==> flow/design.v <==
`timescale 1ns/1ps
`default_nettype none
module half_adder_1(a, b, sum, c_out);
input wire a, b;
output logic sum, c_out;
always_comb begin
  sum = a ^ b; 
  c_out = a & b;
end
endmodule
`timescale 1ns/1ps
`default_nettype none
module full_adder_1(a, b, c_in, sum, c_out);
input wire a, b, c_in;
output logic sum, c_out;
logic a_bar;
logic b_bar;
logic c_in_bar;
always_comb begin
  a_bar = ~a;
  b_bar = ~b;
  c_in_bar = ~c_in;
  sum = (a_bar & b_bar & c_in) | (a_bar & b & c_in_bar) | (a & b_bar & c_in_bar) | (a & b & c_in);
  c_out = (b & c_in) | (a & b) | (a & c_in);
end
endmodule
`timescale 1ns/1ps
`default_nettype none
module full_adder_2(a, b, sum, c_out);
input wire [1:0] a, b;
output logic [1:0] sum;
output logic c_out;
logic half_adder_1_0_c_out;
half_adder_1 HALF_ADDER_1_0 (.a(a[0]), .b(b[0]), .sum(sum[0]), .c_out(half_adder_1_0_c_out));
full_adder_1 FULL_ADDER_1_0 (.a(a[1]), .b(b[1]), .c_in(half_adder_1_0_c_out), .sum(sum[1]), .c_out(c_out));
endmodule
`timescale 1ns/1ps
`default_nettype none
module full_adder_3(a, b, c_in, sum, c_out);
input wire [2:0] a;
input wire b, c_in;
output logic [2:0] sum;
output logic c_out;
logic full_adder_1_0_c_out;
logic full_adder_1_1_c_out;
full_adder_1 FULL_ADDER_1_0 (.a(a[0]), .b(b), .c_in(c_in), .sum(sum[0]), .c_out(full_adder_1_0_c_out));
full_adder_1 FULL_ADDER_1_1 (.a(a[1]), .b(1'b0), .c_in(full_adder_1_0_c_out), .sum(sum[1]), .c_out(full_adder_1_1_c_out));
full_adder_1 FULL_ADDER_1_2 (.a(a[2]), .b(1'b0), .c_in(full_adder_1_1_c_out), .sum(sum[2]), .c_out(c_out));
endmodule
`timescale 1ns/1ps
`default_nettype none
module adder_8_1_bits(a, sum, c_out);
input wire [7:0] a;
output logic [2:0] sum;
output logic c_out;
logic full_adder_1_0_sum, full_adder_1_0_c_out, full_adder_1_1_sum, full_adder_1_1_c_out, full_adder_2_0_c_out;
logic [1:0] full_adder_2_0_sum;
full_adder_1 FULL_ADDER_1_0(.a(a[0]), .b(a[1]), .c_in(a[2]), .sum(full_adder_1_0_sum), .c_out(full_adder_1_0_c_out));
full_adder_1 FULL_ADDER_1_1(.a(a[3]), .b(a[4]), .c_in(a[5]), .sum(full_adder_1_1_sum), .c_out(full_adder_1_1_c_out));
full_adder_2 FULL_ADDER_2_0(.a({full_adder_1_0_c_out, full_adder_1_0_sum}), .b({full_adder_1_1_c_out, full_adder_1_1_sum}), .sum(full_adder_2_0_sum), .c_out(full_adder_2_0_c_out));
full_adder_3 FULL_ADDER_3_0(.a({full_adder_2_0_c_out, full_adder_2_0_sum}), .b(a[6]), .c_in(a[7]), .sum(sum), .c_out(c_out));
endmodule
`timescale 1ns/1ps
`default_nettype none
module comparator(live, neighbors, out);
input wire live;
input wire [2:0] neighbors;
output logic out;
always_comb begin
  out = (live & ~neighbors[2] & neighbors[1] & ~neighbors[0]) | (~neighbors[2] & neighbors[1] & neighbors[0]);
end
endmodule
`default_nettype none
`timescale 1ns/1ps
module conway_cell(clk, rst, ena, state_0, state_d, state_q, neighbors);
input wire clk;
input wire rst;
input wire ena;
input wire state_0;
output logic state_d;  
output logic state_q;
input wire [7:0] neighbors;
logic [2:0] sum;
logic c_out;
adder_8_1_bits ADDER_8_1(
    .a(neighbors),
    .sum(sum),
    .c_out(c_out)
    );
comparator COMPARATOR(
    .live(state_q),
    .neighbors(sum),
    .out(state_d)
    );
always_ff @(posedge clk ) begin
    if (rst == 1) begin
        state_q <= state_0;
    end
    else if (ena == 1) begin
        state_q <= state_d;
    end
end
endmodule
`timescale 1ns/1ps
module decoder_1_to_2(ena, in, out);
input wire ena;
input wire in;
output logic [1:0] out;
logic in_bar;
always_comb begin
  out[1] = in & ena;
  in_bar = ~ in;
  out[0] = in_bar & ena;
end
endmodule
`timescale 1ns/1ps
module decoder_2_to_4(ena, in, out);
input wire ena;
input wire [1:0] in;
output logic [3:0] out;
logic b_bar;
logic [1:0] decoder_0_out;
logic [1:0] decoder_1_out;
decoder_1_to_2 DECODER_0 (.ena(b_bar), .in(in[0]), .out(decoder_0_out[1:0]));
decoder_1_to_2 DECODER_1 (.ena(in[1]), .in(in[0]), .out(decoder_1_out[1:0]));
always_comb begin
    b_bar = ~ in[1];
    out[3] = decoder_1_out[1] & ena;
    out[2] = decoder_1_out[0] & ena;
    out[1] = decoder_0_out[1] & ena;
    out[0] = decoder_0_out[0] & ena;
end
endmodule
`timescale 1ns/1ps
module decoder_3_to_8(ena, in, out);
input wire ena;
input wire [2:0] in;
output logic [7:0] out;
logic c_bar;
logic [3:0] decoder_0_out;
logic [3:0] decoder_1_out;
decoder_2_to_4 DECODER_0 (.ena(c_bar), .in(in[1:0]), .out(decoder_0_out));
decoder_2_to_4 DECODER_1 (.ena(in[2]), .in(in[1:0]), .out(decoder_1_out));
always_comb begin
  c_bar = ~in[2];
  out[7] = decoder_1_out[3] & ena;
  out[6] = decoder_1_out[2] & ena;
  out[5] = decoder_1_out[1] & ena;
  out[4] = decoder_1_out[0] & ena;
  out[3] = decoder_0_out[3] & ena;
  out[2] = decoder_0_out[2] & ena;
  out[1] = decoder_0_out[1] & ena;
  out[0] = decoder_0_out[0] & ena;
end
endmodule
`default_nettype none
`timescale 1ns/1ps
module led_array_driver(ena, x, cells, rows, cols);
parameter N=8;  
parameter ROWS=N;
parameter COLS=N;
input wire ena;
input wire [$clog2(N):0] x;
input wire [N*N-1:0] cells;
output logic [N-1:0] rows;
output logic [N-1:0] cols;
initial begin
  if ((N <= 0) || (N > 8)) begin
    $error("N must be within 0 and 8.");
  end
  if (ROWS != COLS) begin
    $error("Non square led arrays are not supported. (%dx%d)", ROWS, COLS);
  end
  if (ROWS < N) begin
    $error("ROWS/COLS must be >= than the size of the Conway Grid.");
  end
end
wire [N-1:0] x_decoded;
decoder_3_to_8 COL_DECODER(ena, x[$clog2(N)-1:0], x_decoded);
always_comb begin
  cols = x_decoded;
  rows[0] = ~cells[x*ROWS];
  rows[1] = ~cells[x*ROWS + 1];
  rows[2] = ~cells[x*ROWS + 2];
  rows[3] = ~cells[x*ROWS + 3];
  rows[4] = ~cells[x*ROWS + 4];
  rows[5] = ~cells[x*ROWS + 5];
  rows[6] = ~cells[x*ROWS + 6];
  rows[7] = ~cells[x*ROWS + 7];
end
endmodule
`default_nettype none  
module main(clk, buttons, init_cells, leds, rgb, cols, rows);
parameter game_divider = 8;  
parameter display_divider = 2;  
parameter N = 8;  
parameter M = N + 2;  
initial if (N < 3) $error("N has to be >= 3 to make for interesting patterns.");
initial if (M !== (N+2)) $error("M must N+2=%d, not %d", N+2,M);  
input wire clk;
input wire [1:0] buttons;
logic rst; always_comb rst = buttons[0];  
input wire [N*N-1:0] init_cells;  
output logic [1:0] leds;
output logic [2:0] rgb;
output wire [N-1:0] cols;
output wire [N-1:0] rows;
logic [game_divider:0] game_counter;
logic [display_divider:0] display_counter;
logic rst_game; always_comb rst_game = buttons[0] | buttons[1];
logic step_game;
logic [$clog2(N):0] x;
wire [M*M-1:0] bordered_cells_q;  
wire [M*M-1:0] bordered_cells_d; 
logic [M*M-1:0] bordered_cells_0;  
logic [N*N-1:0] cells_q;  
logic [N*N-1:0] cells_0;  
always_comb begin : io_logic 
    leds[0] = buttons[0] ^ buttons[1];
    leds[1] = buttons[0] & buttons[1];
    rgb[0] = ~( buttons[0] & ~buttons[1]);
    rgb[1] = ~(~buttons[0] &  buttons[1]);
    rgb[2] = ~( buttons[0] &  buttons[1]);
end
led_array_driver #(.ROWS(N), .COLS(N), .N(N)) LED_DRIVER (
  .ena(1'b1),
  .cells(cells_q),
  .x(x),
  .rows(rows[N-1:0]),
  .cols(cols[N-1:0])
);
generate
  genvar r;
  for (r = 0; r < M; r = r + 1) begin : init_rows
    if ((r == 0) || (r == M-1)) begin : border_row
      always_comb bordered_cells_0[M*(r+1)-1:M*r] = 0;
    end else begin : inner_row
      always_comb bordered_cells_0[M*(r+1)-1:M*r] = {1'b0, init_cells[N*r-1:N*(r-1)], 1'b0};
    end
  end
endgenerate
function int cell_index(int i, int j);
  cell_index = M*j + i;
endfunction
generate
  genvar i;
  genvar j;
  for (i = 0; i < M; i = i + 1) begin : cells_x
    for (j = 0; j < M; j = j + 1) begin : cells_y
      if ( (i > 0) && (i < (M-1)) && (j > 0) && (j < (M-1)) ) begin
        conway_cell CELL(
          .clk(clk), .rst(rst_game), .ena(step_game),
          .neighbors({
            bordered_cells_q[cell_index(i-1, j-1)],
            bordered_cells_q[cell_index(i-1, j  )],
            bordered_cells_q[cell_index(i-1, j+1)],
            bordered_cells_q[cell_index(i  , j+1)],
            bordered_cells_q[cell_index(i+1, j+1)],
            bordered_cells_q[cell_index(i+1, j  )],
            bordered_cells_q[cell_index(i+1, j-1)],
            bordered_cells_q[cell_index(i  , j-1)]
          }),
          .state_0(bordered_cells_0[cell_index(i, j)]),
          .state_d(bordered_cells_d[cell_index(i, j)]),
          .state_q(bordered_cells_q[cell_index(i, j)])
        );
      end else begin  
        assign bordered_cells_q[cell_index(i,j)] = bordered_cells_0[cell_index(i,j)];
        assign bordered_cells_d[cell_index(i,j)] = 0;
      end
    end
  end
  for (i = 0; i < N; i = i + 1) begin
    always_comb begin
        cells_q[N*(i+1)-1:N*i] = bordered_cells_q[M*(i+2)-2:M*(i+1)+1];
        cells_0[N*(i+1)-1:N*i] = bordered_cells_0[M*(i+2)-2:M*(i+1)+1];
    end
  end
endgenerate
parameter faster_divider = 15;
always_ff @(posedge clk) begin : clocks_and_dividers  
  if (rst) begin
      game_counter <= 0;
      display_counter <= 0;
      x <= 0;
  end
  else begin
      if (game_counter[game_divider]) begin
        game_counter <= 0;
      end
      else begin 
        game_counter <= game_counter + 1;
      end
      if(display_counter[display_divider]) begin
        display_counter <= 0;
        if(x >= (N-1)) begin
          x <= 0;
        end
        else begin
          x <= x + 1;
        end
      end
      else begin
        display_counter <= display_counter + 1;
      end
  end
end  
always_comb step_game = game_counter[game_divider];  
endmodule
`default_nettype wire  
## Reports on main

Tool output for the design above, in the order of the flow.
Lines are those of the file above, counted from 1.
Cell names lack the library's common part.
Not given: -

| set-up | value |
|---|---|
| design top | main |
| clock input | clk |
| cell library | sky130hd |
| timing corner | tt_025C_1v80 |

## Word level

Yosys after proc, flatten, opt, wreduce and memory -nomap, before mapping. Memory bits, and registers merged into a memory's read port (data or address), are not among the register bits. Print and check cells are not counted. Equal cells are merged and count once.

| storage and ports | value |
|---|---|
| bits in registers | 80 |
| output and inout port bits | 21 |
| cells after elaboration | 4306 |

| cells by class | value |
|---|---|
| add/subtract/negate cells | 10 |
| $lt $le $gt $ge | 1 |
| shift operators | 8 |
| mux-type cells | 129 |
| bitwise operators | 4088 |
| reduce/logical cells | 3 |

Operators with widths:

| kind | count |
|---|---|
| 1-bit AND | 2301 |
| 1-bit bitwise OR | 1112 |
| 1-bit NOT | 619 |
| 64-bit by 32-bit indexed select with 1-bit output | 7 |
| 1-bit 2-to-1 mux | 128 |
| 64-bit by 8-bit indexed select with 1-bit output | 1 |
| 1-bit bitwise XOR | 56 |
| 7-bit by 3-bit adder with 8-bit output with constant B | 4 |
| 7-bit by 2-bit adder with 8-bit output with constant B | 2 |
| 9-bit by 1-bit adder with 9-bit output with constant B | 1 |
| 7-bit by 1-bit adder with 8-bit output with constant B | 1 |
| 2-bit OR reduction | 2 |
| 4-bit by 1-bit adder with 4-bit output with constant B | 1 |
| 4-bit by 3-bit greater-or-equal comparator with 1-bit output with constant B | 1 |
| 4-bit 2-to-1 mux | 1 |
| 3-bit by 1-bit adder with 3-bit output with constant B | 1 |
| 2-bit nonzero test | 1 |

## Logic depth

Depth = most cells in a row (Yosys ltp): at word level without a register or memory, in the mapped netlist without a sequential cell, where the memories' decode and read muxes count.

| depth | value |
|---|---|
| word-level depth | 23 |
| ABC_AREA | 0 |
| gate-level depth with buffers | 11 |
| depth with buffers taken out | 11 |

## Netlist

Yosys stat after the flow's synthesis: flattened, memories mapped to cells. It holds for the ABC_AREA given above (unset counts as 0); a run with the other value may have another netlist.
The area totals of this step are shown rounded.

Cell types:

| cell | count |
|---|---|
| fa_1 | 196 |
| edfxtp_1 | 64 |
| ha_1 | 151 |
| inv_1 | 369 |
| a31o_2 | 42 |
| mux4_1 | 13 |
| xor2_1 | 37 |
| dfxtp_1 | 16 |
| nor2b_1 | 45 |
| a21oi_1 | 48 |
| nand2_1 | 28 |
| o211ai_1 | 12 |
| o22ai_1 | 14 |
| o21ai_0 | 14 |
| xnor2_1 | 8 |
| mux4_2 | 3 |
| a21o_1 | 8 |
| buf_2 | 12 |

Other cell types: 22; their cells: 52.

| mapped netlist | value |
|---|---|
| standard cells after synthesis | 1132 |
| synthesis area | 12000 um^2 |
| sequential part of the area | 2200 um^2 |
| flip-flop cells | 80 |
| buffer cells | 24 |

By module: a second synthesis without flattening, with its own total; a netlist apart from the flattened one above.

| second synthesis, totals | value |
|---|---|
| cell total of the unflattened synthesis | 975 |
| area total of the unflattened synthesis | 14000 um^2 |

Rows give one instance, submodules left out.

Modules:

| module | instances | cells | area (um^2) | sequential area (um^2) |
|---|---|---|---|---|
| full_adder_1 | 384 | 1 | 20 | 0.0 |
| conway_cell | 64 | 3 | 51 | 30 |
| comparator | 64 | 2 | 16 | 0.0 |
| half_adder_1 | 64 | 1 | 13 | 0.0 |
| main | 1 | 79 | 700 | 320 |
| led_array_driver | 1 | 37 | 570 | 0.0 |
| full_adder_3 | 64 | 1 | 3.8 | 0.0 |
| decoder_1_to_2 | 4 | 2 | 16 | 0.0 |
| decoder_2_to_4 | 2 | 5 | 29 | 0.0 |
| decoder_3_to_8 | 1 | 9 | 54 | 0.0 |
| adder_8_1_bits | 64 | 0 | 0.0 | 0.0 |
| full_adder_2 | 64 | 0 | 0.0 | 0.0 |

## Path before layout

Path of least setup slack by OpenSTA after synthesis, without wires, with an ideal clock, recovery checks aside; 20% of the period is set as input and as output delay. Where synthesis merged equal registers, the netlist keeps one of their names.

| timing path after synthesis | value |
|---|---|
| path kind | input to register |
| from | input port buttons[0] |
| to | register cells_x[1].cells_y[1].genblk1.CELL.state_q |
| clock period | 7.0 ns |
| external input delay | 1.400 ns |
| arrival | 3.612 ns |
| required time | 6.568 ns |
| slack | 2.956 ns |
| delay of the path | 2.644 ns |
| stages on the path | 6 |
| synthesis period reached | 4.044 ns |

"delay of the path" is the arrival time less input delay plus setup time.
"stages on the path": output pins that drive a net of the path, with the launching flip-flop's if there is one; two outputs of one cell count as two.
"synthesis period reached" is the clock period less the worst setup slack; recovery checks do not enter. This is arithmetic on one report: input and output delays are still those of the set period (20% each).
Between the ends stands the longest chain of elaborated cells between them, by number of cells; it is not shown to be the way that was timed. Of several equally long chains one is given.
Each line given opens the expression or statement behind the cell; cells for indexed reads and writes are added by Yosys, which also makes memories of some case tables.
The path ends at the enable pin of a flip-flop; only ways to that pin are counted.

| between the ends, after synthesis | value |
|---|---|
| path through | buf_2 inv_1 ha_1 buf_2 buf_2 nand2b_1 |
| cells in the longest elaborated chain | 2 |
| elaborated cells on any way between the ends | 2 |
| RTL lines with such cells | 1 |
| those cells by class | logic (1); reduce/logical (1) |

Ends and longest elaborated chain, after synthesis:

| element | RTL line | RTL |
|---|---|---|
| from (decl) | 201 | `input wire [1:0] buttons;` |
| 1-bit bitwise OR | 210 | `logic rst_game; always_comb rst_game = buttons[0] \| buttons[1];` |
| 2-bit nonzero test | - |  |
| to (assign) | 97 | `state_q <= state_0;` |
| to (assign) | 100 | `state_q <= state_d;` |
| to (decl) | 81 | `output logic state_q;` |

## Path in the finished layout

From the final timing report of entry A: the path of least setup slack in the routed layout; clock arrival at registers is part of the times.

| timing path after layout | value |
|---|---|
| path kind | input to output |
| from | input port buttons[0] |
| to | output port leds[0] |
| clock period | 6.49 ns |
| external input delay | 1.30 ns |
| output delay | 1.30 ns |
| arrival | 2.95 ns |
| required time | 5.19 ns |
| slack | 2.24 ns |
| stages on the path | 5 |

Between the ends stands the longest chain of elaborated cells between them, by number of cells; it is not shown to be the way that was timed. Of several equally long chains one is given.

| between the ends, after layout | value |
|---|---|
| path through | clkdlybuf4s50_1 buf_2 inv_1 ha_1 clkdlybuf4s50_1 |
| cells in the longest elaborated chain | 1 |
| elaborated cells on any way between the ends | 1 |
| RTL lines with such cells | 1 |
| those cells by class | logic (1) |

Ends and longest elaborated chain, after layout:

| element | RTL line | RTL |
|---|---|---|
| from (decl) | 201 | `input wire [1:0] buttons;` |
| 1-bit bitwise XOR | 219 | `leds[0] = buttons[0] ^ buttons[1];` |
| to (decl) | 204 | `output logic [1:0] leds;` |

Data sheet: physical implementation of main

Record of 4 stored runs of the RTL-to-layout flow on main, platform sky130hd. The runs are unordered. Constraints: input delay and output delay 20% of the set period each, output load 0.01 pF.
"achieved clock period" is the run's clock period less its worst setup slack. It is reckoned from that one timing run; input and output delays stay at 20% of the period that was set.
"worst setup path time" means the part of the period allowed to the worst setup path (the constraints hold back 20% at inputs and 20% at outputs) less its slack; where the path has registers, the arrival times of their clocks count too.
The measured numbers are rounded.
A setting shown as -- is not set for that run.
Among the results, -- means that no value is shown for the run.

| run | ABC_AREA | CAP_MARGIN | CORE_MARGIN | CORE_UTILIZATION | GPL_TIMING_DRIVEN | MAX_ROUTING_LAYER | PLACE_DENSITY | SETUP_SLACK_MARGIN | TNS_END_PERCENT | period_ns | SLEW_MARGIN | CELL_PAD_IN_SITES_GLOBAL_PLACEMENT | CORE_ASPECT_RATIO | GPL_ROUTABILITY_DRIVEN | HOLD_SLACK_MARGIN | PLACE_DENSITY_LB_ADDON | CELL_PAD_IN_SITES_DETAIL_PLACEMENT | CTS_CLUSTER_DIAMETER | mapped cell area after synthesis (um^2) | die footprint (um^2) | worst hold slack (ns) | setup slack of the worst path (ns) | standard-cell area after layout (um^2) | achieved clock period (ns) | worst setup path time (ns) | worst setup path type | sum of negative setup slack (ns) | final design utilization (%) |
|---|---|---|---|---|---|---|---|---|---|---|---|---|---|---|---|---|---|---|---|---|---|---|---|---|---|---|---|---|
| entry A | 0 | 35 | 3 | 40 | 0 | met5 | 0.6 | -0.22 | 25 | 6.49 | 20 | -- | -- | -- | -- | -- | -- | -- | 12000 | 32000 | 0.42 | 2.2 | 14000 | 4.246 | 1.65 | input to output | 0.000 | 47 |
| entry B | -- | 20 | 8 | 40 | 0 | -- | -- | -- | 35 | 7.0 | 30 | 1 | 1.19 | -- | -- | -- | -- | -- | 12000 | 36000 | 0.42 | 2.6 | 14000 | 4.430 | 1.63 | input to output | 0.000 | 46 |
| entry C | -- | 15 | 7 | 43 | 0 | -- | -- | -- | 50 | 4.28 | 30 | 1 | 1.19 | 0 | -0.07 | 0.24 | -- | -- | 12000 | 33000 | 0.42 | 0.79 | 14000 | 3.488 | 2.63 | register to output | 0.000 | 50 |
| entry D | -- | 20 | 2 | 68 | -- | -- | 0.81 | 0.69 | -- | 7.59 | 20 | 3 | -- | -- | -0.02 | -- | 0 | 243 | -- | -- | -- | -- | -- | -- | -- | -- | -- | -- |

Entry D: stopped before the end: placement reported GPL-0301
